==> flow/design.v <==
module LMFE ( clk, reset, Din, in_en, busy, out_valid, Dout, mem_cen, mem_wen, mem_addr, mem_d, mem_q);
input   clk;
input   reset;
input   in_en;
output  busy;
output  out_valid;
input   [7:0]  Din;
output  [7:0]  Dout;
output  mem_cen;
output  mem_wen;
output  [9:0]  mem_addr;
output  [7:0]  mem_d;
input   [7:0]  mem_q;
wire [7:0] med_d_w;
wire med_en_w;
wire med_del_w;
wire newline_w;
control MainCT( .clk(clk), .rst(reset), .data_in(Din), .in_en(in_en), .busy(busy), .med_data(med_d_w), .med_en(med_en_w), .med_del(med_del_w), .cen(mem_cen), .wen(mem_wen), .addr(mem_addr), .memd(mem_d), .memq(mem_q), .out_valid(out_valid), .newline(newline_w));
insert_sort med(.clk(clk), .rst(reset) , .data_valid(med_en_w) , .data_in(med_d_w), .data_out(Dout), .del_valid(med_del_w), .newline(newline_w)); 
endmodule
module insert_sort(clk,rst,data_valid,data_in,data_out,del_valid,newline); 
input clk,rst,data_valid,del_valid,newline;
input [7:0]data_in;
output [7:0] data_out;
reg [7:0] in_r;
reg [6:0] counter_r;
wire [6:0] counter_w;
reg [1:0] state_r,state_w;
reg [7:0] list_r [48:0];
reg [7:0] list_w [48:0];
wire [48:0] pos_w;
integer i,k; 
parameter S_idle=3'd0;
parameter S_load=3'd1;
parameter S_done=3'd2;
parameter S_dele=3'd3;
assign pos_w[0]=(in_r>list_r[0]);
assign pos_w[1]=(in_r>list_r[1]);
assign pos_w[2]=(in_r>list_r[2]);
assign pos_w[3]=(in_r>list_r[3]);
assign pos_w[4]=(in_r>list_r[4]);
assign pos_w[5]=(in_r>list_r[5]);
assign pos_w[6]=(in_r>list_r[6]);
assign pos_w[7]=(in_r>list_r[7]);
assign pos_w[8]=(in_r>list_r[8]);
assign pos_w[9]=(in_r>list_r[9]);
assign pos_w[10]=(in_r>list_r[10]);
assign pos_w[11]=(in_r>list_r[11]);
assign pos_w[12]=(in_r>list_r[12]);
assign pos_w[13]=(in_r>list_r[13]);
assign pos_w[14]=(in_r>list_r[14]);
assign pos_w[15]=(in_r>list_r[15]);
assign pos_w[16]=(in_r>list_r[16]);
assign pos_w[17]=(in_r>list_r[17]);
assign pos_w[18]=(in_r>list_r[18]);
assign pos_w[19]=(in_r>list_r[19]);
assign pos_w[20]=(in_r>list_r[20]);
assign pos_w[21]=(in_r>list_r[21]);
assign pos_w[22]=(in_r>list_r[22]);
assign pos_w[23]=(in_r>list_r[23]);
assign pos_w[24]=(in_r>list_r[24]);
assign pos_w[25]=(in_r>list_r[25]);
assign pos_w[26]=(in_r>list_r[26]);
assign pos_w[27]=(in_r>list_r[27]);
assign pos_w[28]=(in_r>list_r[28]);
assign pos_w[29]=(in_r>list_r[29]);
assign pos_w[30]=(in_r>list_r[30]);
assign pos_w[31]=(in_r>list_r[31]);
assign pos_w[32]=(in_r>list_r[32]);
assign pos_w[33]=(in_r>list_r[33]);
assign pos_w[34]=(in_r>list_r[34]);
assign pos_w[35]=(in_r>list_r[35]);
assign pos_w[36]=(in_r>list_r[36]);
assign pos_w[37]=(in_r>list_r[37]);
assign pos_w[38]=(in_r>list_r[38]);
assign pos_w[39]=(in_r>list_r[39]);
assign pos_w[40]=(in_r>list_r[40]);
assign pos_w[41]=(in_r>list_r[41]);
assign pos_w[42]=(in_r>list_r[42]);
assign pos_w[43]=(in_r>list_r[43]);
assign pos_w[44]=(in_r>list_r[44]);
assign pos_w[45]=(in_r>list_r[45]);
assign pos_w[46]=(in_r>list_r[46]);
assign pos_w[47]=(in_r>list_r[47]);
assign pos_w[48]=(in_r>list_r[48]);
assign counter_w=(state_r==S_load)?counter_r+7'b1:7'b0;
assign data_out=list_r[24];
always@(*)
begin
	case(state_r)
		S_idle:  
		begin
			list_w[0]=list_r[0];
			list_w[1]=list_r[1];
			list_w[2]=list_r[2];
			list_w[3]=list_r[3];
			list_w[4]=list_r[4];
			list_w[5]=list_r[5];
			list_w[6]=list_r[6];
			list_w[7]=list_r[7];
			list_w[8]=list_r[8];
			list_w[9]=list_r[9];
			list_w[10]=list_r[10];
			list_w[11]=list_r[11];
			list_w[12]=list_r[12];
			list_w[13]=list_r[13];
			list_w[14]=list_r[14];
			list_w[15]=list_r[15];
			list_w[16]=list_r[16];
			list_w[17]=list_r[17];
			list_w[18]=list_r[18];
			list_w[19]=list_r[19];
			list_w[20]=list_r[20];
			list_w[21]=list_r[21];
			list_w[22]=list_r[22];
			list_w[23]=list_r[23];
			list_w[24]=list_r[24];
			list_w[25]=list_r[25];
			list_w[26]=list_r[26];
			list_w[27]=list_r[27];
			list_w[28]=list_r[28];
			list_w[29]=list_r[29];
			list_w[30]=list_r[30];
			list_w[31]=list_r[31];
			list_w[32]=list_r[32];
			list_w[33]=list_r[33];
			list_w[34]=list_r[34];
			list_w[35]=list_r[35];
			list_w[36]=list_r[36];
			list_w[37]=list_r[37];
			list_w[38]=list_r[38];
			list_w[39]=list_r[39];
			list_w[40]=list_r[40];
			list_w[41]=list_r[41];
			list_w[42]=list_r[42];
			list_w[43]=list_r[43];	
			list_w[44]=list_r[44];
			list_w[45]=list_r[45];
			list_w[46]=list_r[46];
			list_w[47]=list_r[47];
			list_w[48]=list_r[48];		
		end
		S_load:
		begin
			list_w[0]=((state_r==S_load)&&(pos_w[0]==1'b1))?list_r[0]:in_r;
			list_w[1]=(pos_w[1]==1'b1)?list_r[1]:((pos_w[0]==1'b1)&&(pos_w[1]==1'b0))?in_r:list_r[0];
			list_w[2]=(pos_w[2]==1'b1)?list_r[2]:((pos_w[1]==1'b1)&&(pos_w[2]==1'b0))?in_r:list_r[1];
			list_w[3]=(pos_w[3]==1'b1)?list_r[3]:((pos_w[2]==1'b1)&&(pos_w[3]==1'b0))?in_r:list_r[2];
			list_w[4]=(pos_w[4]==1'b1)?list_r[4]:((pos_w[3]==1'b1)&&(pos_w[4]==1'b0))?in_r:list_r[3];
			list_w[5]=(pos_w[5]==1'b1)?list_r[5]:((pos_w[4]==1'b1)&&(pos_w[5]==1'b0))?in_r:list_r[4];
			list_w[6]=(pos_w[6]==1'b1)?list_r[6]:((pos_w[5]==1'b1)&&(pos_w[6]==1'b0))?in_r:list_r[5];
			list_w[7]=(pos_w[7]==1'b1)?list_r[7]:((pos_w[6]==1'b1)&&(pos_w[7]==1'b0))?in_r:list_r[6];
			list_w[8]=(pos_w[8]==1'b1)?list_r[8]:((pos_w[7]==1'b1)&&(pos_w[8]==1'b0))?in_r:list_r[7];
			list_w[9]=(pos_w[9]==1'b1)?list_r[9]:((pos_w[8]==1'b1)&&(pos_w[9]==1'b0))?in_r:list_r[8];
			list_w[10]=(pos_w[10]==1'b1)?list_r[10]:((pos_w[9]==1'b1)&&(pos_w[10]==1'b0))?in_r:list_r[9];
			list_w[11]=(pos_w[11]==1'b1)?list_r[11]:((pos_w[10]==1'b1)&&(pos_w[11]==1'b0))?in_r:list_r[10];
			list_w[12]=(pos_w[12]==1'b1)?list_r[12]:((pos_w[11]==1'b1)&&(pos_w[12]==1'b0))?in_r:list_r[11];
			list_w[13]=(pos_w[13]==1'b1)?list_r[13]:((pos_w[12]==1'b1)&&(pos_w[13]==1'b0))?in_r:list_r[12];
			list_w[14]=(pos_w[14]==1'b1)?list_r[14]:((pos_w[13]==1'b1)&&(pos_w[14]==1'b0))?in_r:list_r[13];
			list_w[15]=(pos_w[15]==1'b1)?list_r[15]:((pos_w[14]==1'b1)&&(pos_w[15]==1'b0))?in_r:list_r[14];
			list_w[16]=(pos_w[16]==1'b1)?list_r[16]:((pos_w[15]==1'b1)&&(pos_w[16]==1'b0))?in_r:list_r[15];
			list_w[17]=(pos_w[17]==1'b1)?list_r[17]:((pos_w[16]==1'b1)&&(pos_w[17]==1'b0))?in_r:list_r[16];
			list_w[18]=(pos_w[18]==1'b1)?list_r[18]:((pos_w[17]==1'b1)&&(pos_w[18]==1'b0))?in_r:list_r[17];
			list_w[19]=(pos_w[19]==1'b1)?list_r[19]:((pos_w[18]==1'b1)&&(pos_w[19]==1'b0))?in_r:list_r[18];
			list_w[20]=(pos_w[20]==1'b1)?list_r[20]:((pos_w[19]==1'b1)&&(pos_w[20]==1'b0))?in_r:list_r[19];
			list_w[21]=(pos_w[21]==1'b1)?list_r[21]:((pos_w[20]==1'b1)&&(pos_w[21]==1'b0))?in_r:list_r[20];
			list_w[22]=(pos_w[22]==1'b1)?list_r[22]:((pos_w[21]==1'b1)&&(pos_w[22]==1'b0))?in_r:list_r[21];
			list_w[23]=(pos_w[23]==1'b1)?list_r[23]:((pos_w[22]==1'b1)&&(pos_w[23]==1'b0))?in_r:list_r[22];
			list_w[24]=(pos_w[24]==1'b1)?list_r[24]:((pos_w[23]==1'b1)&&(pos_w[24]==1'b0))?in_r:list_r[23];
			list_w[25]=(pos_w[25]==1'b1)?list_r[25]:((pos_w[24]==1'b1)&&(pos_w[25]==1'b0))?in_r:list_r[24];
			list_w[26]=(pos_w[26]==1'b1)?list_r[26]:((pos_w[25]==1'b1)&&(pos_w[26]==1'b0))?in_r:list_r[25];
			list_w[27]=(pos_w[27]==1'b1)?list_r[27]:((pos_w[26]==1'b1)&&(pos_w[27]==1'b0))?in_r:list_r[26];
			list_w[28]=(pos_w[28]==1'b1)?list_r[28]:((pos_w[27]==1'b1)&&(pos_w[28]==1'b0))?in_r:list_r[27];
			list_w[29]=(pos_w[29]==1'b1)?list_r[29]:((pos_w[28]==1'b1)&&(pos_w[29]==1'b0))?in_r:list_r[28];
			list_w[30]=(pos_w[30]==1'b1)?list_r[30]:((pos_w[29]==1'b1)&&(pos_w[30]==1'b0))?in_r:list_r[29];
			list_w[31]=(pos_w[31]==1'b1)?list_r[31]:((pos_w[30]==1'b1)&&(pos_w[31]==1'b0))?in_r:list_r[30];	
			list_w[32]=(pos_w[32]==1'b1)?list_r[32]:((pos_w[31]==1'b1)&&(pos_w[32]==1'b0))?in_r:list_r[31];
			list_w[33]=(pos_w[33]==1'b1)?list_r[33]:((pos_w[32]==1'b1)&&(pos_w[33]==1'b0))?in_r:list_r[32];	
			list_w[34]=(pos_w[34]==1'b1)?list_r[34]:((pos_w[33]==1'b1)&&(pos_w[34]==1'b0))?in_r:list_r[33];
			list_w[35]=(pos_w[35]==1'b1)?list_r[35]:((pos_w[34]==1'b1)&&(pos_w[35]==1'b0))?in_r:list_r[34];	
			list_w[36]=(pos_w[36]==1'b1)?list_r[36]:((pos_w[35]==1'b1)&&(pos_w[36]==1'b0))?in_r:list_r[35];
			list_w[37]=(pos_w[37]==1'b1)?list_r[37]:((pos_w[36]==1'b1)&&(pos_w[37]==1'b0))?in_r:list_r[36];	
			list_w[38]=(pos_w[38]==1'b1)?list_r[38]:((pos_w[37]==1'b1)&&(pos_w[38]==1'b0))?in_r:list_r[37];
			list_w[39]=(pos_w[39]==1'b1)?list_r[39]:((pos_w[38]==1'b1)&&(pos_w[39]==1'b0))?in_r:list_r[38];	
			list_w[40]=(pos_w[40]==1'b1)?list_r[40]:((pos_w[39]==1'b1)&&(pos_w[40]==1'b0))?in_r:list_r[39];
			list_w[41]=(pos_w[41]==1'b1)?list_r[41]:((pos_w[40]==1'b1)&&(pos_w[41]==1'b0))?in_r:list_r[40];	
			list_w[42]=(pos_w[42]==1'b1)?list_r[42]:((pos_w[41]==1'b1)&&(pos_w[42]==1'b0))?in_r:list_r[41];
			list_w[43]=(pos_w[43]==1'b1)?list_r[43]:((pos_w[42]==1'b1)&&(pos_w[43]==1'b0))?in_r:list_r[42];	
			list_w[44]=(pos_w[44]==1'b1)?list_r[44]:((pos_w[43]==1'b1)&&(pos_w[44]==1'b0))?in_r:list_r[43];
			list_w[45]=(pos_w[45]==1'b1)?list_r[45]:((pos_w[44]==1'b1)&&(pos_w[45]==1'b0))?in_r:list_r[44];	
			list_w[46]=(pos_w[46]==1'b1)?list_r[46]:((pos_w[45]==1'b1)&&(pos_w[46]==1'b0))?in_r:list_r[45];
			list_w[47]=(pos_w[47]==1'b1)?list_r[47]:((pos_w[46]==1'b1)&&(pos_w[47]==1'b0))?in_r:list_r[46];				
			list_w[48]=(pos_w[48]==1'b1)?list_r[48]:((pos_w[47]==1'b1)&&(pos_w[48]==1'b0))?in_r:list_r[47];					
		end
		S_done:
		begin
			list_w[0]=list_r[0];
			list_w[1]=list_r[1];
			list_w[2]=list_r[2];
			list_w[3]=list_r[3];
			list_w[4]=list_r[4];
			list_w[5]=list_r[5];
			list_w[6]=list_r[6];
			list_w[7]=list_r[7];
			list_w[8]=list_r[8];
			list_w[9]=list_r[9];
			list_w[10]=list_r[10];
			list_w[11]=list_r[11];
			list_w[12]=list_r[12];
			list_w[13]=list_r[13];
			list_w[14]=list_r[14];
			list_w[15]=list_r[15];
			list_w[16]=list_r[16];
			list_w[17]=list_r[17];
			list_w[18]=list_r[18];
			list_w[19]=list_r[19];
			list_w[20]=list_r[20];
			list_w[21]=list_r[21];
			list_w[22]=list_r[22];
			list_w[23]=list_r[23];
			list_w[24]=list_r[24];
			list_w[25]=list_r[25];
			list_w[26]=list_r[26];
			list_w[27]=list_r[27];
			list_w[28]=list_r[28];
			list_w[29]=list_r[29];
			list_w[30]=list_r[30];
			list_w[31]=list_r[31];
			list_w[32]=list_r[32];
			list_w[33]=list_r[33];
			list_w[34]=list_r[34];
			list_w[35]=list_r[35];
			list_w[36]=list_r[36];
			list_w[37]=list_r[37];
			list_w[38]=list_r[38];
			list_w[39]=list_r[39];
			list_w[40]=list_r[40];
			list_w[41]=list_r[41];
			list_w[42]=list_r[42];
			list_w[43]=list_r[43];	
			list_w[44]=list_r[44];
			list_w[45]=list_r[45];
			list_w[46]=list_r[46];
			list_w[47]=list_r[47];
			list_w[48]=list_r[48];					
		end
		S_dele:
		begin
			list_w[0]=(pos_w[0]==1'b1)?list_r[0]:list_r[1];
			list_w[1]=(pos_w[1]==1'b1)?list_r[1]:list_r[2];
			list_w[2]=(pos_w[2]==1'b1)?list_r[2]:list_r[3];
			list_w[3]=(pos_w[3]==1'b1)?list_r[3]:list_r[4];
			list_w[4]=(pos_w[4]==1'b1)?list_r[4]:list_r[5];
			list_w[5]=(pos_w[5]==1'b1)?list_r[5]:list_r[6];
			list_w[6]=(pos_w[6]==1'b1)?list_r[6]:list_r[7];
			list_w[7]=(pos_w[7]==1'b1)?list_r[7]:list_r[8];
			list_w[8]=(pos_w[8]==1'b1)?list_r[8]:list_r[9];
			list_w[9]=(pos_w[9]==1'b1)?list_r[9]:list_r[10];
			list_w[10]=(pos_w[10]==1'b1)?list_r[10]:list_r[11];
			list_w[11]=(pos_w[11]==1'b1)?list_r[11]:list_r[12];
			list_w[12]=(pos_w[12]==1'b1)?list_r[12]:list_r[13];
			list_w[13]=(pos_w[13]==1'b1)?list_r[13]:list_r[14];
			list_w[14]=(pos_w[14]==1'b1)?list_r[14]:list_r[15];
			list_w[15]=(pos_w[15]==1'b1)?list_r[15]:list_r[16];
			list_w[16]=(pos_w[16]==1'b1)?list_r[16]:list_r[17];
			list_w[17]=(pos_w[17]==1'b1)?list_r[17]:list_r[18];
			list_w[18]=(pos_w[18]==1'b1)?list_r[18]:list_r[19];
			list_w[19]=(pos_w[19]==1'b1)?list_r[19]:list_r[20];
			list_w[20]=(pos_w[20]==1'b1)?list_r[20]:list_r[21];
			list_w[21]=(pos_w[21]==1'b1)?list_r[21]:list_r[22];
			list_w[22]=(pos_w[22]==1'b1)?list_r[22]:list_r[23];
			list_w[23]=(pos_w[23]==1'b1)?list_r[23]:list_r[24];
			list_w[24]=(pos_w[24]==1'b1)?list_r[24]:list_r[25];
			list_w[25]=(pos_w[25]==1'b1)?list_r[25]:list_r[26];
			list_w[26]=(pos_w[26]==1'b1)?list_r[26]:list_r[27];
			list_w[27]=(pos_w[27]==1'b1)?list_r[27]:list_r[28];
			list_w[28]=(pos_w[28]==1'b1)?list_r[28]:list_r[29];
			list_w[29]=(pos_w[29]==1'b1)?list_r[29]:list_r[30];
			list_w[30]=(pos_w[30]==1'b1)?list_r[30]:list_r[31];
			list_w[31]=(pos_w[31]==1'b1)?list_r[31]:list_r[32];
			list_w[32]=(pos_w[32]==1'b1)?list_r[32]:list_r[33];
			list_w[33]=(pos_w[33]==1'b1)?list_r[33]:list_r[34];
			list_w[34]=(pos_w[34]==1'b1)?list_r[34]:list_r[35];
			list_w[35]=(pos_w[35]==1'b1)?list_r[35]:list_r[36];
			list_w[36]=(pos_w[36]==1'b1)?list_r[36]:list_r[37];
			list_w[37]=(pos_w[37]==1'b1)?list_r[37]:list_r[38];
			list_w[38]=(pos_w[38]==1'b1)?list_r[38]:list_r[39];
			list_w[39]=(pos_w[39]==1'b1)?list_r[39]:list_r[40];
			list_w[40]=(pos_w[40]==1'b1)?list_r[40]:list_r[41];
			list_w[41]=(pos_w[41]==1'b1)?list_r[41]:list_r[42];
			list_w[42]=(pos_w[42]==1'b1)?list_r[42]:list_r[43];
			list_w[43]=(pos_w[43]==1'b1)?list_r[43]:list_r[44];
			list_w[44]=(pos_w[44]==1'b1)?list_r[44]:list_r[45];
			list_w[45]=(pos_w[45]==1'b1)?list_r[45]:list_r[46];
			list_w[46]=(pos_w[46]==1'b1)?list_r[46]:list_r[47];
			list_w[47]=(pos_w[47]==1'b1)?list_r[47]:list_r[48];
			list_w[48]=(pos_w[48]==1'b1)?list_r[48]:8'd255;			
		end	
		default:
		begin
			list_w[0]=list_r[0];
			list_w[1]=list_r[1];
			list_w[2]=list_r[2];
			list_w[3]=list_r[3];
			list_w[4]=list_r[4];
			list_w[5]=list_r[5];
			list_w[6]=list_r[6];
			list_w[7]=list_r[7];
			list_w[8]=list_r[8];
			list_w[9]=list_r[9];
			list_w[10]=list_r[10];
			list_w[11]=list_r[11];
			list_w[12]=list_r[12];
			list_w[13]=list_r[13];
			list_w[14]=list_r[14];
			list_w[15]=list_r[15];
			list_w[16]=list_r[16];
			list_w[17]=list_r[17];
			list_w[18]=list_r[18];
			list_w[19]=list_r[19];
			list_w[20]=list_r[20];
			list_w[21]=list_r[21];
			list_w[22]=list_r[22];
			list_w[23]=list_r[23];
			list_w[24]=list_r[24];
			list_w[25]=list_r[25];
			list_w[26]=list_r[26];
			list_w[27]=list_r[27];
			list_w[28]=list_r[28];
			list_w[29]=list_r[29];
			list_w[30]=list_r[30];
			list_w[31]=list_r[31];
			list_w[32]=list_r[32];
			list_w[33]=list_r[33];
			list_w[34]=list_r[34];
			list_w[35]=list_r[35];
			list_w[36]=list_r[36];
			list_w[37]=list_r[37];
			list_w[38]=list_r[38];
			list_w[39]=list_r[39];
			list_w[40]=list_r[40];
			list_w[41]=list_r[41];
			list_w[42]=list_r[42];
			list_w[43]=list_r[43];	
			list_w[44]=list_r[44];
			list_w[45]=list_r[45];
			list_w[46]=list_r[46];
			list_w[47]=list_r[47];
			list_w[48]=list_r[48];
		end
	endcase		
end
always@(*)
begin
	case(state_r)
		S_idle: begin if(data_valid) state_w=S_load; else if(del_valid) state_w=S_dele; else state_w=S_idle; end
		S_load: begin if(data_valid) state_w=S_load; else state_w=S_done; end
		S_dele: begin if(del_valid) state_w=S_dele; else state_w=S_done; end
		S_done: begin if(del_valid) state_w=S_dele; else if(data_valid) state_w=S_load; else state_w=S_idle; end
		default: state_w=state_r;
	endcase
end
always@(posedge clk or posedge rst)
begin
	if(rst)
	begin
		in_r<=7'b0;
		counter_r<=7'b0;
        state_r<=2'b0;	
		list_r[0]<=8'd0;
		list_r[1]<=8'd0;		
		list_r[2]<=8'd0;		
		list_r[3]<=8'd0;		
		list_r[4]<=8'd0;		
		list_r[5]<=8'd0;		
		list_r[6]<=8'd0;		
		list_r[7]<=8'd0;		
		list_r[8]<=8'd0;		
		list_r[9]<=8'd0;		
		list_r[10]<=8'd0;		
		list_r[11]<=8'd0;		
		list_r[12]<=8'd0;		
		list_r[13]<=8'd0;		
		list_r[14]<=8'd0;		
		list_r[15]<=8'd0;		
		list_r[16]<=8'd0;		
		list_r[17]<=8'd0;		
		list_r[18]<=8'd0;		
		list_r[19]<=8'd0;		
		list_r[20]<=8'd0;		
		list_r[21]<=8'd255;		
		list_r[22]<=8'd255;		
		list_r[23]<=8'd255;		
		list_r[24]<=8'd255;		
		list_r[25]<=8'd255;		
		list_r[26]<=8'd255;		
		list_r[27]<=8'd255;		
		list_r[28]<=8'd255;		
		list_r[29]<=8'd255;		
		list_r[30]<=8'd255;		
		list_r[31]<=8'd255;		
		list_r[32]<=8'd255;		
		list_r[33]<=8'd255;		
		list_r[34]<=8'd255;		
		list_r[35]<=8'd255;		
		list_r[36]<=8'd255;		
		list_r[37]<=8'd255;		
		list_r[38]<=8'd255;		
		list_r[39]<=8'd255;		
		list_r[40]<=8'd255;		
		list_r[41]<=8'd255;		
		list_r[42]<=8'd255;		
		list_r[43]<=8'd255;		
		list_r[44]<=8'd255;		
		list_r[45]<=8'd255;		
		list_r[46]<=8'd255;		
		list_r[47]<=8'd255;		
		list_r[48]<=8'd255;		
	end
	else if(newline)
	begin
		in_r<=7'b0;
		counter_r<=7'b0;
        state_r<=2'b0;	
		list_r[0]<=8'd0;
		list_r[1]<=8'd0;		
		list_r[2]<=8'd0;		
		list_r[3]<=8'd0;		
		list_r[4]<=8'd0;		
		list_r[5]<=8'd0;		
		list_r[6]<=8'd0;		
		list_r[7]<=8'd0;		
		list_r[8]<=8'd0;		
		list_r[9]<=8'd0;		
		list_r[10]<=8'd0;		
		list_r[11]<=8'd0;		
		list_r[12]<=8'd0;		
		list_r[13]<=8'd0;		
		list_r[14]<=8'd0;		
		list_r[15]<=8'd0;		
		list_r[16]<=8'd0;		
		list_r[17]<=8'd0;		
		list_r[18]<=8'd0;		
		list_r[19]<=8'd0;		
		list_r[20]<=8'd0;		
		list_r[21]<=8'd255;		
		list_r[22]<=8'd255;		
		list_r[23]<=8'd255;		
		list_r[24]<=8'd255;		
		list_r[25]<=8'd255;		
		list_r[26]<=8'd255;		
		list_r[27]<=8'd255;		
		list_r[28]<=8'd255;		
		list_r[29]<=8'd255;		
		list_r[30]<=8'd255;		
		list_r[31]<=8'd255;		
		list_r[32]<=8'd255;		
		list_r[33]<=8'd255;		
		list_r[34]<=8'd255;		
		list_r[35]<=8'd255;		
		list_r[36]<=8'd255;		
		list_r[37]<=8'd255;		
		list_r[38]<=8'd255;		
		list_r[39]<=8'd255;		
		list_r[40]<=8'd255;		
		list_r[41]<=8'd255;		
		list_r[42]<=8'd255;		
		list_r[43]<=8'd255;		
		list_r[44]<=8'd255;		
		list_r[45]<=8'd255;		
		list_r[46]<=8'd255;		
		list_r[47]<=8'd255;		
		list_r[48]<=8'd255;		
	end	
	else
	begin	
		in_r<=data_in;
		counter_r<=counter_w;
        state_r<=state_w;	
		list_r[0]<=list_w[0];
		list_r[1]<=list_w[1];		
		list_r[2]<=list_w[2];		
		list_r[3]<=list_w[3];		
		list_r[4]<=list_w[4];		
		list_r[5]<=list_w[5];		
		list_r[6]<=list_w[6];		
		list_r[7]<=list_w[7];		
		list_r[8]<=list_w[8];		
		list_r[9]<=list_w[9];		
		list_r[10]<=list_w[10];
		list_r[11]<=list_w[11];
		list_r[12]<=list_w[12];
		list_r[13]<=list_w[13];
		list_r[14]<=list_w[14];
		list_r[15]<=list_w[15];
		list_r[16]<=list_w[16];
		list_r[17]<=list_w[17];
		list_r[18]<=list_w[18];
		list_r[19]<=list_w[19];
		list_r[20]<=list_w[20];
		list_r[21]<=list_w[21];
		list_r[22]<=list_w[22];
		list_r[23]<=list_w[23];
		list_r[24]<=list_w[24];
		list_r[25]<=list_w[25];
		list_r[26]<=list_w[26];
		list_r[27]<=list_w[27];
		list_r[28]<=list_w[28];
		list_r[29]<=list_w[29];
		list_r[30]<=list_w[30];
		list_r[31]<=list_w[31];
		list_r[32]<=list_w[32];
		list_r[33]<=list_w[33];
		list_r[34]<=list_w[34];
		list_r[35]<=list_w[35];
		list_r[36]<=list_w[36];
		list_r[37]<=list_w[37];
		list_r[38]<=list_w[38];
		list_r[39]<=list_w[39];
		list_r[40]<=list_w[40];
		list_r[41]<=list_w[41];
		list_r[42]<=list_w[42];
		list_r[43]<=list_w[43];
		list_r[44]<=list_w[44];
		list_r[45]<=list_w[45];
		list_r[46]<=list_w[46];
		list_r[47]<=list_w[47];
		list_r[48]<=list_w[48];	
	end
end
endmodule
module control ( clk, rst, data_in, in_en, busy, med_data, med_en, med_del, cen, wen, addr, memd, memq, out_valid, newline);
input   clk;
input   rst;
input   in_en;
input   [7:0] data_in;
input   [7:0] memq;
output  [7:0] memd;
output  cen;
output  wen;
output  busy;
output  med_en;
output  med_del;
output  newline;
output  out_valid;
output  [7:0] med_data;
output  [9:0] addr;
parameter S_init=3'd0;
parameter S_prep=3'd1;
parameter S_getw=3'd2;
parameter S_work=3'd3;
parameter S_endl=3'd4;
reg [2:0] state_r,state_w;
reg [6:0] counter_row_r;
wire [6:0] counter_row_w;
reg [6:0] counter_col_r;
wire [6:0] counter_col_w;
reg [6:0] countwin_row_r;
wire [6:0] countwin_row_w;
reg [6:0] countwin_col_r;
wire [6:0] countwin_col_w;
reg wen_r;
reg wen_w;
reg cen_r;
reg cen_w;
reg [9:0] addr_r;
reg [9:0] addr_w;
reg [7:0] work_counter;
reg [5:0] getw_counter;
wire [5:0] getw_counter_w;
reg busy_r;
reg busy_w;
reg out_v_r;
reg out_v_w;
reg med_en_r,med_en_w;
reg med_del_r,med_del_w;
reg [7:0] med_data_r,med_data_w;
integer k;
reg [7:0] data_r;
wire [7:0] data_w;
reg readfin;
wire readfin_w;
wire [6:0] mask_row;
wire [2:0] addr_shift_0;
wire [2:0] addr_shift_1;
wire [2:0] addr_shift_2;
wire [2:0] addr_shift_3;
wire [2:0] addr_shift_4;
wire [2:0] addr_shift_5;
wire [2:0] addr_shift_6;
wire [2:0] addr_shift_7;
assign busy=busy_r;
assign wen=wen_r;
assign cen=cen_r;
assign memd=data_r;
assign med_data=med_data_r;
assign med_del=med_del_r;
assign med_en=med_en_r;
assign counter_col_w=(in_en)?counter_col_r+7'b1:counter_col_r;
assign counter_row_w=(in_en&&counter_col_r==7'd127)?counter_row_r+7'b1:counter_row_r;
assign countwin_col_w=(out_valid)?countwin_col_r+7'b1:countwin_col_r;
assign countwin_row_w=(countwin_col_w==7'd0 && out_valid)?countwin_row_r+7'b1:countwin_row_r;
assign mask_row=(countwin_row_w==7'd0)?7'b000_0_111:(countwin_row_w==7'd1)?7'b000_0_011:(countwin_row_w==7'd2)?7'b000_0_001:(countwin_row_w==7'd125)?7'b100_0_000:(countwin_row_w==7'd126)?7'b110_0_000:(countwin_row_w==7'd127)?7'b111_0_000:7'b0;
assign addr_shift_0=(countwin_row_w[2:0]==3'd5)?(countwin_row_w[5:3]+3'd1):(countwin_row_w[2:0]==3'd6)?(countwin_row_w[5:3]+3'd1):(countwin_row_w[2:0]==3'd7)?(countwin_row_w[5:3]+3'd1):countwin_row_w[5:3];
assign addr_shift_1=(countwin_row_w[2:0]==3'd6)?(countwin_row_w[5:3]+3'd1):(countwin_row_w[2:0]==3'd7)?(countwin_row_w[5:3]+3'd1):countwin_row_w[5:3];
assign addr_shift_2=(countwin_row_w[2:0]==3'd7)?(countwin_row_w[5:3]+3'd1):countwin_row_w[5:3];
assign addr_shift_3=countwin_row_w[5:3];
assign addr_shift_4=countwin_row_w[5:3];
assign addr_shift_5=(countwin_row_w[2:0]==3'd0)?(countwin_row_w[5:3]-3'd1):countwin_row_w[5:3];	
assign addr_shift_6=(countwin_row_w[2:0]==3'd1)?(countwin_row_w[5:3]-3'd1):(countwin_row_w[2:0]==3'd0)?(countwin_row_w[5:3]-3'd1):countwin_row_w[5:3];
assign addr_shift_7=(countwin_row_w[2:0]==3'd2)?(countwin_row_w[5:3]-3'd1):(countwin_row_w[2:0]==3'd1)?(countwin_row_w[5:3]-3'd1):(countwin_row_w[2:0]==3'd0)?(countwin_row_w[5:3]-3'd1):countwin_row_w[5:3];
assign out_valid=(work_counter==8'd34)?1'b1:(getw_counter==5'd19)?1'b1:1'b0;
assign newline=(state_r==S_endl)?1'b1:1'b0;
assign data_w=(in_en)?data_in:data_r;
assign getw_counter_w=(state_r==S_getw)?(getw_counter<19)?getw_counter+5'd1:5'd0:5'd0;
assign readfin_w=(counter_col_r==7'd127 && counter_row_r ==7'd127)?1'b1:readfin;
assign addr=addr_r;
always@(*)
begin
	case(state_r)
	S_endl:
	begin
		busy_w=1'b1;
		cen_w=1'b0;
		wen_w=(readfin==1'b0)?1'b0:1'b1;
		addr_w=(readfin==1'b0)?{counter_row_r[2:0],7'b0}:{countwin_row_r[2:0],countwin_col_r};
		med_en_w=1'd0;
		med_del_w=1'd0;
		med_data_w=8'd255;
	end
	S_prep:
	begin
		busy_w=1'b0;
		cen_w=1'b0;	
		wen_w=1'b0;	
		addr_w={counter_row_r[2:0],counter_col_r};
		med_en_w=1'd0;
		med_del_w=1'd0;
		med_data_w=8'd255;
	end
	S_init:
	begin
		busy_w=1'b0;
		cen_w=1'b0;
		wen_w=1'b0;	
		addr_w=10'd0;
		med_en_w=1'd0;
		med_del_w=1'd0;
		med_data_w=8'd255;		
	end
	S_getw:
	begin
		busy_w=1'b1;		
		cen_w=1'b0;
		wen_w=1'b1;	
		case(getw_counter)
			5'd0: begin addr_w={(countwin_row_r[2:0]-3'd3),countwin_col_r-7'd4}; end
			5'd1: begin addr_w={(countwin_row_r[2:0]-3'd2),countwin_col_r-7'd4}; end
			5'd2: begin addr_w={(countwin_row_r[2:0]-3'd1),countwin_col_r-7'd4}; end		
			5'd3: begin addr_w={(countwin_row_r[2:0]),countwin_col_r-7'd4}; end
			5'd4: begin addr_w={(countwin_row_r[2:0]+3'd1),countwin_col_r-7'd4}; end
			5'd5: begin addr_w={(countwin_row_r[2:0]+3'd2),countwin_col_r-7'd4}; end	
			5'd6: begin addr_w={(countwin_row_r[2:0]+3'd3),countwin_col_r-7'd4}; end
			5'd8: begin addr_w={(countwin_row_r[2:0]-3'd3),countwin_col_r+7'd3}; end
			5'd9: begin addr_w={(countwin_row_r[2:0]-3'd2),countwin_col_r+7'd3}; end
			5'd10: begin addr_w={(countwin_row_r[2:0]-3'd1),countwin_col_r+7'd3}; end
			5'd11: begin addr_w={(countwin_row_r[2:0]),countwin_col_r+7'd3}; end
			5'd12: begin addr_w={(countwin_row_r[2:0]+3'd1),countwin_col_r+7'd3}; end
			5'd13: begin addr_w={(countwin_row_r[2:0]+3'd2),countwin_col_r+7'd3}; end
			5'd14: begin addr_w={(countwin_row_r[2:0]+3'd3),countwin_col_r+7'd3}; end
			default: begin addr_w=addr_r; end
		endcase
		case(getw_counter)	
			5'd1: begin med_data_w=(mask_row[0])?8'd0:(countwin_col_r>3)?memq:8'd0; med_en_w=1'd0; med_del_w=1'd1; end
			5'd2: begin med_data_w=(mask_row[1])?8'd0:(countwin_col_r>3)?memq:8'd0; med_en_w=1'd0; med_del_w=1'd1; end
			5'd3: begin med_data_w=(mask_row[2])?8'd0:(countwin_col_r>3)?memq:8'd0; med_en_w=1'd0; med_del_w=1'd1; end	
			5'd4: begin med_data_w=(mask_row[3])?8'd0:(countwin_col_r>3)?memq:8'd0; med_en_w=1'd0; med_del_w=1'd1; end
			5'd5: begin med_data_w=(mask_row[4])?8'd0:(countwin_col_r>3)?memq:8'd0; med_en_w=1'd0; med_del_w=1'd1; end
			5'd6: begin med_data_w=(mask_row[5])?8'd0:(countwin_col_r>3)?memq:8'd0; med_en_w=1'd0; med_del_w=1'd1; end
			5'd7: begin med_data_w=(mask_row[6])?8'd0:(countwin_col_r>3)?memq:8'd0; med_en_w=1'd0; med_del_w=1'd1; end
			5'd9: begin med_data_w=(mask_row[0])?8'd0:(countwin_col_r<=124)?memq:8'd0; med_en_w=1'd1; med_del_w=1'd0; end
			5'd10: begin med_data_w=(mask_row[1])?8'd0:(countwin_col_r<=124)?memq:8'd0; med_en_w=1'd1; med_del_w=1'd0; end
			5'd11: begin med_data_w=(mask_row[2])?8'd0:(countwin_col_r<=124)?memq:8'd0; med_en_w=1'd1; med_del_w=1'd0; end
			5'd12: begin med_data_w=(mask_row[3])?8'd0:(countwin_col_r<=124)?memq:8'd0; med_en_w=1'd1; med_del_w=1'd0; end
			5'd13: begin med_data_w=(mask_row[4])?8'd0:(countwin_col_r<=124)?memq:8'd0; med_en_w=1'd1; med_del_w=1'd0; end
			5'd14: begin med_data_w=(mask_row[5])?8'd0:(countwin_col_r<=124)?memq:8'd0; med_en_w=1'd1; med_del_w=1'd0; end
			5'd15: begin med_data_w=(mask_row[6])?8'd0:(countwin_col_r<=124)?memq:8'd0; med_en_w=1'd1; med_del_w=1'd0; end	
			default: begin med_data_w=8'd255; med_en_w=1'd0; med_del_w=1'd0; end
		endcase
	end
	S_work:
	begin	
		busy_w=1'b1;	
		cen_w=1'b0;
		wen_w=1'b1;
		med_del_w=1'b0;	
		case(work_counter)
			8'd0: begin addr_w={(countwin_row_r[2:0]-3'd3),countwin_col_r}; end
			8'd1: begin addr_w={(countwin_row_r[2:0]-3'd2),countwin_col_r}; end
			8'd2: begin addr_w={(countwin_row_r[2:0]-3'd1),countwin_col_r}; end		
			8'd3: begin addr_w={(countwin_row_r[2:0]),countwin_col_r}; end
			8'd4: begin addr_w={(countwin_row_r[2:0]+3'd1),countwin_col_r}; end
			8'd5: begin addr_w={(countwin_row_r[2:0]+3'd2),countwin_col_r}; end	
			8'd6: begin addr_w={(countwin_row_r[2:0]+3'd3),countwin_col_r}; end
			8'd8: begin addr_w={(countwin_row_r[2:0]-3'd3),countwin_col_r+7'd1}; end
			8'd9: begin addr_w={(countwin_row_r[2:0]-3'd2),countwin_col_r+7'd1}; end
			8'd10: begin addr_w={(countwin_row_r[2:0]-3'd1),countwin_col_r+7'd1}; end
			8'd11: begin addr_w={(countwin_row_r[2:0]),countwin_col_r+7'd1}; end
			8'd12: begin addr_w={(countwin_row_r[2:0]+3'd1),countwin_col_r+7'd1}; end
			8'd13: begin addr_w={(countwin_row_r[2:0]+3'd2),countwin_col_r+7'd1}; end
			8'd14: begin addr_w={(countwin_row_r[2:0]+3'd3),countwin_col_r+7'd1}; end
			8'd16: begin addr_w={(countwin_row_r[2:0]-3'd3),countwin_col_r+7'd2}; end
			8'd17: begin addr_w={(countwin_row_r[2:0]-3'd2),countwin_col_r+7'd2}; end
			8'd18: begin addr_w={(countwin_row_r[2:0]-3'd1),countwin_col_r+7'd2}; end
			8'd19: begin addr_w={(countwin_row_r[2:0]),countwin_col_r+7'd2}; end
			8'd20: begin addr_w={(countwin_row_r[2:0]+3'd1),countwin_col_r+7'd2}; end
			8'd21: begin addr_w={(countwin_row_r[2:0]+3'd2),countwin_col_r+7'd2}; end
			8'd22: begin addr_w={(countwin_row_r[2:0]+3'd3),countwin_col_r+7'd2}; end	
			8'd24: begin addr_w={(countwin_row_r[2:0]-3'd3),countwin_col_r+7'd3}; end
			8'd25: begin addr_w={(countwin_row_r[2:0]-3'd2),countwin_col_r+7'd3}; end
			8'd26: begin addr_w={(countwin_row_r[2:0]-3'd1),countwin_col_r+7'd3}; end
			8'd27: begin addr_w={(countwin_row_r[2:0]),countwin_col_r+7'd3}; end
			8'd28: begin addr_w={(countwin_row_r[2:0]+3'd1),countwin_col_r+7'd3}; end
			8'd29: begin addr_w={(countwin_row_r[2:0]+3'd2),countwin_col_r+7'd3}; end
			8'd30: begin addr_w={(countwin_row_r[2:0]+3'd3),countwin_col_r+7'd3}; end
			default: begin addr_w=addr_r; end
		endcase
		case(work_counter)	
			8'd1: begin med_data_w=(mask_row[0])?8'd0:memq; med_en_w=1'd1; end
			8'd2: begin med_data_w=(mask_row[1])?8'd0:memq; med_en_w=1'd1; end
			8'd3: begin med_data_w=(mask_row[2])?8'd0:memq; med_en_w=1'd1; end	
			8'd4: begin med_data_w=(mask_row[3])?8'd0:memq; med_en_w=1'd1; end
			8'd5: begin med_data_w=(mask_row[4])?8'd0:memq; med_en_w=1'd1; end
			8'd6: begin med_data_w=(mask_row[5])?8'd0:memq; med_en_w=1'd1; end
			8'd7: begin med_data_w=(mask_row[6])?8'd0:memq; med_en_w=1'd1; end
			8'd9: begin med_data_w=(mask_row[0])?8'd0:memq; med_en_w=1'd1; end
			8'd10: begin med_data_w=(mask_row[1])?8'd0:memq; med_en_w=1'd1; end
			8'd11: begin med_data_w=(mask_row[2])?8'd0:memq; med_en_w=1'd1; end
			8'd12: begin med_data_w=(mask_row[3])?8'd0:memq; med_en_w=1'd1; end
			8'd13: begin med_data_w=(mask_row[4])?8'd0:memq; med_en_w=1'd1; end
			8'd14: begin med_data_w=(mask_row[5])?8'd0:memq; med_en_w=1'd1; end
			8'd15: begin med_data_w=(mask_row[6])?8'd0:memq; med_en_w=1'd1; end	
			8'd17: begin med_data_w=(mask_row[0])?8'd0:memq; med_en_w=1'd1; end
			8'd18: begin med_data_w=(mask_row[1])?8'd0:memq; med_en_w=1'd1; end
			8'd19: begin med_data_w=(mask_row[2])?8'd0:memq; med_en_w=1'd1; end
			8'd20: begin med_data_w=(mask_row[3])?8'd0:memq; med_en_w=1'd1; end
			8'd21: begin med_data_w=(mask_row[4])?8'd0:memq; med_en_w=1'd1; end
			8'd22: begin med_data_w=(mask_row[5])?8'd0:memq; med_en_w=1'd1; end
			8'd23: begin med_data_w=(mask_row[6])?8'd0:memq; med_en_w=1'd1; end	
			8'd25: begin med_data_w=(mask_row[0])?8'd0:memq; med_en_w=1'd1; end
			8'd26: begin med_data_w=(mask_row[1])?8'd0:memq; med_en_w=1'd1; end
			8'd27: begin med_data_w=(mask_row[2])?8'd0:memq; med_en_w=1'd1; end
			8'd28: begin med_data_w=(mask_row[3])?8'd0:memq; med_en_w=1'd1; end
			8'd29: begin med_data_w=(mask_row[4])?8'd0:memq; med_en_w=1'd1; end
			8'd30: begin med_data_w=(mask_row[5])?8'd0:memq; med_en_w=1'd1; end
			8'd31: begin med_data_w=(mask_row[6])?8'd0:memq; med_en_w=1'd1; end
			default: begin med_data_w=8'd255; med_en_w=1'd0; end
		endcase	
	end
	default:
	begin
		busy_w=1'b0;
		cen_w=1'b1;
		wen_w=1'b0;
		addr_w=10'd0;
		med_en_w=1'd0;
		med_del_w=1'd0;
		med_data_w=8'd255;					
	end
	endcase
end
always@(*)
begin
	case(state_r)
		S_init: begin if(in_en) state_w=S_prep; else state_w=S_init; end
		S_prep: begin if(counter_col_r==7'd127 && counter_row_r>7'd3) state_w=S_work; else state_w=S_prep;end
		S_getw: 
		begin 
			if(countwin_col_r==7'd127 && countwin_row_r<7'd127 && getw_counter==5'd19) state_w=S_endl; 
			else if(countwin_col_r==7'd127 && countwin_row_r==7'd127 && getw_counter==5'd19) state_w=S_init; 
			else state_w=S_getw; 
		end
		S_work: begin if(work_counter==8'd33) state_w=S_getw; else state_w=S_work; end
		S_endl: begin if(readfin==1'b0)state_w=S_prep; else state_w=S_work; end
		default:state_w=state_r;
	endcase
end
always@(posedge clk or posedge rst)
begin
	if(rst)
	begin
		readfin<=1'b0;
		state_r<=S_init;
		addr_r<=10'd0;
		out_v_r<=1'b0;
		cen_r<=8'd0;
		wen_r<=8'd0;
		med_en_r<=1'b0;
		med_del_r<=1'b0;
		med_data_r<=8'd0;
		work_counter<=8'd0;
		getw_counter<=5'd0;
		busy_r<=1'b0;
		data_r<=8'd0;
		counter_col_r<=7'b0;
		counter_row_r<=7'b0;
		countwin_col_r<=7'b0;
		countwin_row_r<=7'b0;		
	end
	else
	begin
		readfin<=readfin_w;	
		state_r<=state_w;
		addr_r<=addr_w;
		out_v_r<=1'b0;
		med_data_r<=med_data_w;
		cen_r<=cen_w;
		wen_r<=wen_w;
		med_en_r<=med_en_w;		
		med_del_r<=med_del_w;		
		work_counter<=(state_r==S_work && !in_en)?work_counter+8'd1:8'd0;	
		getw_counter<=getw_counter_w;
		busy_r<=busy_w;
		data_r<=data_w;
		counter_col_r<=counter_col_w;
		counter_row_r<=counter_row_w;		
		countwin_col_r<=countwin_col_w;
		countwin_row_r<=countwin_row_w;	
	end
end
endmodule
; ---- Reports on LMFE
; Tool output for the design above, in the order of the flow.
; Line numbers count from 1 in the design file above.
; Not given: -
[setup]
design = LMFE
clk_port = clk
library = sky130hd
lib_corner = tt_025C_1v80

; ---- After elaboration
; Counts by Yosys on the flattened word-level netlist (proc, flatten, opt, wreduce). Print and check cells are left out.
[bits]
reg_bits = 479
elab_cells = 793
[classes]
n_eq = 166
n_reduce_logical = 130
n_logic = 48
compare = 54
n_addsub = 15
muxes = 313
[ops]
columns = cell, n
row1 = 8-bit 2-to-1 mux, 220
row2 = 8-bit case mux with 2-bit select, 50
row3 = 8-bit > comparator, 49
row4 = 3-bit != test (second input constant), 98
row5 = 10-bit case mux with 28-bit select, 1
row6 = 3-bit AND reduction, 49
row7 = 10-bit case mux with 14-bit select, 1
row8 = 8-bit by 5-bit == test with 1-bit output (second input constant), 16
row9 = 8-bit case mux with 14-bit select, 1
row10 = 8-bit by 4-bit == test with 1-bit output (second input constant), 8
row11 = 1-bit logical AND, 58
row12 = 8-bit case mux with 7-bit select, 1
row13 = 7-bit 2-to-1 mux, 8
row14 = 7-bit == test (second input constant), 7
row15 = 1-bit inverter, 48
row16 = 6-bit by 4-bit == test with 1-bit output (second input constant), 8
row17 = 10-bit case mux with 4-bit select, 1
row18 = 8-bit by 3-bit == test with 1-bit output (second input constant), 4
row19 = 29-bit != test (second input constant), 1
row20 = 28-bit OR reduction, 1
row21 = 4-bit OR reduction, 7
row22 = 7-bit by 1-bit adder with 7-bit output (second input constant), 4
row23 = 6-bit by 3-bit == test with 1-bit output (second input constant), 4
row24 = 8-bit by 2-bit == test with 1-bit output (second input constant), 2
row25 = 8-bit by 6-bit == test with 1-bit output (second input constant), 2
row26 = 2-bit 2-to-1 mux, 8
row27 = 15-bit != test (second input constant), 1
row28 = 3-bit case mux with 5-bit select, 1
; Not listed: further kinds 42, cells in them 67.

; ---- Depth
; Yosys ltp: most cells in a row. Word level: on the elaborated netlist, between registers, memories and ports. Mapped: between sequential cells and ports; inverters and the memories' decode and read muxes count.
[depth]
word_depth = 17
abc_area = 0
mapped_depth = 15
mapped_depth_nobuf = 11

; ---- Synthesis result
; Source: synth_stat.txt of the flow (Yosys; design flattened, memories mapped). It holds for the ABC_AREA given above (unset counts as 0); a run with the other value may have another netlist.
[mapped]
buffers = 221
seq_area_um2 = 12369.4
cell_count = 4313
area_um2 = 37945.1
ff_cells = 483
[by_type]
columns = cell, n
row1 = sky130_fd_sc_hd__dfrtp_1, 257
row2 = sky130_fd_sc_hd__dfstp_2, 226
row3 = sky130_fd_sc_hd__ha_1, 415
row4 = sky130_fd_sc_hd__mux2i_1, 307
row5 = sky130_fd_sc_hd__o21ai_0, 382
row6 = sky130_fd_sc_hd__o22a_1, 187
row7 = sky130_fd_sc_hd__nand2_1, 412
row8 = sky130_fd_sc_hd__inv_1, 407
row9 = sky130_fd_sc_hd__nand3_1, 280
row10 = sky130_fd_sc_hd__a32o_1, 108
row11 = sky130_fd_sc_hd__o21a_1, 139
row12 = sky130_fd_sc_hd__clkbuf_1, 204
row13 = sky130_fd_sc_hd__a21oi_1, 151
row14 = sky130_fd_sc_hd__nor2_1, 159
row15 = sky130_fd_sc_hd__a21o_1, 77
row16 = sky130_fd_sc_hd__mux2_2, 51
row17 = sky130_fd_sc_hd__nor2b_1, 70
row18 = sky130_fd_sc_hd__a22o_1, 44
; Other cell types: 59; their cells: 437.
; The figures by module come from a second, unflattened synthesis with its own total; it is not the netlist above.
[unflattened]
cells_unflattened = 4814
area_unflattened_um2 = 41113.2
; Rows give one instance, submodules left out.
[modules]
columns = mod, n_cells, mod_seq_area_um2, n_inst, mod_area_um2
row1 = insert_sort, 4199, 10391.2, 1, 35745.5
row2 = control, 615, 1978.1, 1, 5367.6
row3 = LMFE, 0, 0.0, 1, 0.0

; ---- Worst setup path after synthesis
; Path of least setup slack by OpenSTA after synthesis, without wires, with an ideal clock, recovery checks aside; 20% of the period is set as input and as output delay. Where synthesis merged equal registers, the netlist keeps one of their names.
[synth_path]
path_kind = register to register
start = register med.in_r[0]
end = register med.list_r[7][0]
arrival_ns = 4.016
setup_slack_ns = 1.863
clock_period_ns = 6.0
stages = 14
t_first_pin_ns = 0.000
n_path_buf = 2
delay_ns = 4.138
synth_period_reached_ns = 4.137
; "delay_ns" is the arrival time less input delay plus setup time.
; "stages" counts driving pins, that of a launching flip-flop among them; a cell with two outputs on the path counts twice.
; "synth_period_reached_ns" is the clock period less the worst setup slack; recovery checks do not enter. This is arithmetic on one report: input and output delays are still those of the set period (20% each).
; Between the ends stands the longest chain of elaborated cells between them, by number of cells; it is not shown to be the way that was timed. Of several equally long chains one is given.
; A line is the first line of the expression or statement that the cell stems from. Yosys adds cells for indexed reads and writes and turns some case tables into memories.
; At most two assigning lines are given for a register; there are more.
[synth_via]
path_cell_list = sky130_fd_sc_hd__dfrtp_1 sky130_fd_sc_hd__clkbuf_1 sky130_fd_sc_hd__inv_1 sky130_fd_sc_hd__clkbuf_1 sky130_fd_sc_hd__ha_1 sky130_fd_sc_hd__nor2b_1 sky130_fd_sc_hd__o21a_1 sky130_fd_sc_hd__o21a_1 sky130_fd_sc_hd__o21ai_0 sky130_fd_sc_hd__nand3b_1 sky130_fd_sc_hd__a21oi_1 sky130_fd_sc_hd__mux2i_1 sky130_fd_sc_hd__nand2_1 sky130_fd_sc_hd__a32o_1
elab_chain_len = 7
cells_between = 12
lines_between = 6
[synth_rtl]
columns = item, line
row1 = start: declaration, 25  ; reg [7:0] in_r;
row2 = start: assignment, 367  ; in_r<=7'b0;
row3 = start: assignment, 477  ; in_r<=data_in;
row4 = 8-bit > comparator, 44  ; assign pos_w[7]=(in_r>list_r[7]);
row5 = 1-bit inverter, 152  ; list_w[7]=(pos_w[7]==1'b1)?list_r[7]:((pos_w[6]==1'b1)&&(pos_w[7]==1'b0))?in_r:list_r[6];
row6 = 1-bit logical AND, 152
row7 = 8-bit 2-to-1 mux x2, 152
row8 = 8-bit case mux with 2-bit select, 90  ; case(state_r)
row9 = 8-bit 2-to-1 mux, 420  ; else if(newline)
row10 = end: assignment, 432  ; list_r[7]<=8'd0;
row11 = end: assignment, 487  ; list_r[7]<=list_w[7];
row12 = end: declaration, 29  ; reg [7:0] list_r [48:0];

; ---- Path in the finished layout
; From the final timing report of entry B: the path of least setup slack in the routed layout; clock arrival at registers is part of the times.
[layout_path]
path_kind = register to register
start = register MainCT.countwin_col_r[0]
end = register MainCT.med_data_r[2]
clock_period_ns = 4.21
n_path_buf = 1
setup_slack_ns = 0.49
arrival_ns = 4.25
stages = 12
t_first_pin_ns = 0.64
; Between the ends stands the longest chain of elaborated cells between them, by number of cells; it is not shown to be the way that was timed. Of several equally long chains one is given.
[layout_via]
path_cell_list = sky130_fd_sc_hd__dfrtp_1 sky130_fd_sc_hd__inv_1 sky130_fd_sc_hd__ha_1 sky130_fd_sc_hd__nor4_2 sky130_fd_sc_hd__o2111ai_2 sky130_fd_sc_hd__buf_4 sky130_fd_sc_hd__o31a_1 sky130_fd_sc_hd__a211oi_4 sky130_fd_sc_hd__a21oi_1 sky130_fd_sc_hd__a2111oi_2 sky130_fd_sc_hd__o211ai_2 sky130_fd_sc_hd__o21a_1
elab_chain_len = 15
cells_between = 45
[layout_rtl]
columns = item, line
row1 = start: declaration, 560  ; reg [6:0] countwin_col_r;
row2 = start: assignment, 807  ; countwin_col_r<=7'b0;
row3 = start: assignment, 827  ; countwin_col_r<=countwin_col_w;
row4 = 7-bit by 1-bit adder with 7-bit output, 601  ; assign countwin_col_w=(out_valid)?countwin_col_r+7'b1:countwin_col_r;
row5 = 7-bit 2-to-1 mux, 601
row6 = 7-bit logical NOT, 602  ; assign countwin_row_w=(countwin_col_w==7'd0 && out_valid)?countwin_row_r+7'b1:countwin_row_r;
row7 = 1-bit logical AND, 602
row8 = 7-bit 2-to-1 mux, 602
row9 = 7-bit == test, 603  ; assign mask_row=(countwin_row_w==7'd0)?7'b000_0_111:(countwin_row_w==7'd1)?7'b000_0_011:(countwin_row_w==7'd2) ...
row10 = 7-bit 2-to-1 mux x6, 603
row11 = 8-bit 2-to-1 mux, 735  ; 8'd7: begin med_data_w=(mask_row[6])?8'd0:memq; med_en_w=1'd1; end
row12 = 8-bit case mux with 7-bit select, 728  ; case(work_counter)
row13 = 8-bit case mux with 2-bit select, 620  ; case(state_r)
row14 = end: assignment, 800  ; med_data_r<=8'd0;
row15 = end: assignment, 816  ; med_data_r<=med_data_w;
row16 = end: declaration, 577  ; reg [7:0] med_data_r,med_data_w;

; Measured data: module LMFE, platform sky130hd, 5 stored runs of the flow under differing settings, order arbitrary. Input and output delays are each 20% of the period that was set; the output load is 0.01 pF.
; "period_reached_ns" is the run's clock period less its worst setup slack. It is reckoned from that one timing run; input and output delays stay at 20% of the period that was set.
; "timing.worst_path_ns": the worst setup path's part of the clock period (all of it between registers, 20% less for each end at a port) less its slack. A launch clock that arrives late makes it longer, a capture clock that arrives late makes it shorter.
; "fin_power_uw" rests on the timing tool's default activity at the inputs, not on a simulated workload.

[entry A: settings]
ABC_AREA = 1
CELL_PAD_IN_SITES_DETAIL_PLACEMENT = 1
CELL_PAD_IN_SITES_GLOBAL_PLACEMENT = 3
CORE_ASPECT_RATIO = 1.21
CORE_UTILIZATION = 55
CTS_CLUSTER_DIAMETER = 353
MIN_ROUTING_LAYER = met2
PLACE_DENSITY_LB_ADDON = 0.29
SETUP_SLACK_MARGIN = 0.45
SLEW_MARGIN = 15
period_ns = 3.2
CAP_MARGIN = 20
CORE_MARGIN = 2
[entry A: results]
outcome = no final report: placement broke off with FLW-0024

[entry B: settings]
CORE_UTILIZATION = 40
period_ns = 4.21
CAP_MARGIN = 20
CORE_MARGIN = 2
SLEW_MARGIN = 20
[entry B: results]
finalCellArea_um2 = 42426.9
layout_utilization_pct = 45.3
die_um2 = 97344.0
hold_ws_ns = 0.428
period_reached_ns = 3.718
synthArea_um2 = 37945.1
final_setup_ws_ns = 0.492
timing.worst_path_ns = 3.72
critical_path_kind = register to register
final_setup_tns_ns = 0.000
fin_power_uw = 10382

[entry C: settings]
CORE_MARGIN = 3
CORE_UTILIZATION = 40
HOLD_SLACK_MARGIN = -0.06
TNS_END_PERCENT = 60
period_ns = 6.0
CAP_MARGIN = 20
SLEW_MARGIN = 20
[entry C: results]
finalCellArea_um2 = 41652.4
layout_utilization_pct = 44.4
die_um2 = 98596.0
hold_ws_ns = 0.416
period_reached_ns = 4.053
synthArea_um2 = 37945.1
final_setup_ws_ns = 1.948
timing.worst_path_ns = 4.05
critical_path_kind = register to register
final_setup_tns_ns = 0.000
fin_power_uw = 7386

[entry D: settings]
CAP_MARGIN = 10
CELL_PAD_IN_SITES_DETAIL_PLACEMENT = 2
CELL_PAD_IN_SITES_GLOBAL_PLACEMENT = 1
CORE_ASPECT_RATIO = 1.06
CORE_UTILIZATION = 20
CTS_CLUSTER_SIZE = 81
GPL_TIMING_DRIVEN = 0
HOLD_SLACK_MARGIN = -0.06
MIN_ROUTING_LAYER = met1
PLACE_DENSITY_LB_ADDON = 0.28
SLEW_MARGIN = 30
period_ns = 4.57
CORE_MARGIN = 2
[entry D: results]
finalCellArea_um2 = 45107.0
layout_utilization_pct = 23.9
die_um2 = 193226.0
hold_ws_ns = 0.441
period_reached_ns = 4.470
synthArea_um2 = 37945.1
final_setup_ws_ns = 0.100
timing.worst_path_ns = 4.47
critical_path_kind = register to register
final_setup_tns_ns = 0.000
fin_power_uw = 10633

[entry E: settings]
CAP_MARGIN = 35
CORE_ASPECT_RATIO = 1.7
CORE_MARGIN = 4
CORE_UTILIZATION = 57
GPL_TIMING_DRIVEN = 1
MAX_ROUTING_LAYER = met5
SLEW_MARGIN = 30
period_ns = 4.75
[entry E: results]
finalCellArea_um2 = 41651.2
layout_utilization_pct = 63.1
die_um2 = 70907.8
hold_ws_ns = 0.426
period_reached_ns = 3.726
synthArea_um2 = 37945.1
final_setup_ws_ns = 1.024
timing.worst_path_ns = 3.73
critical_path_kind = register to register
final_setup_tns_ns = 0.000
fin_power_uw = 8826
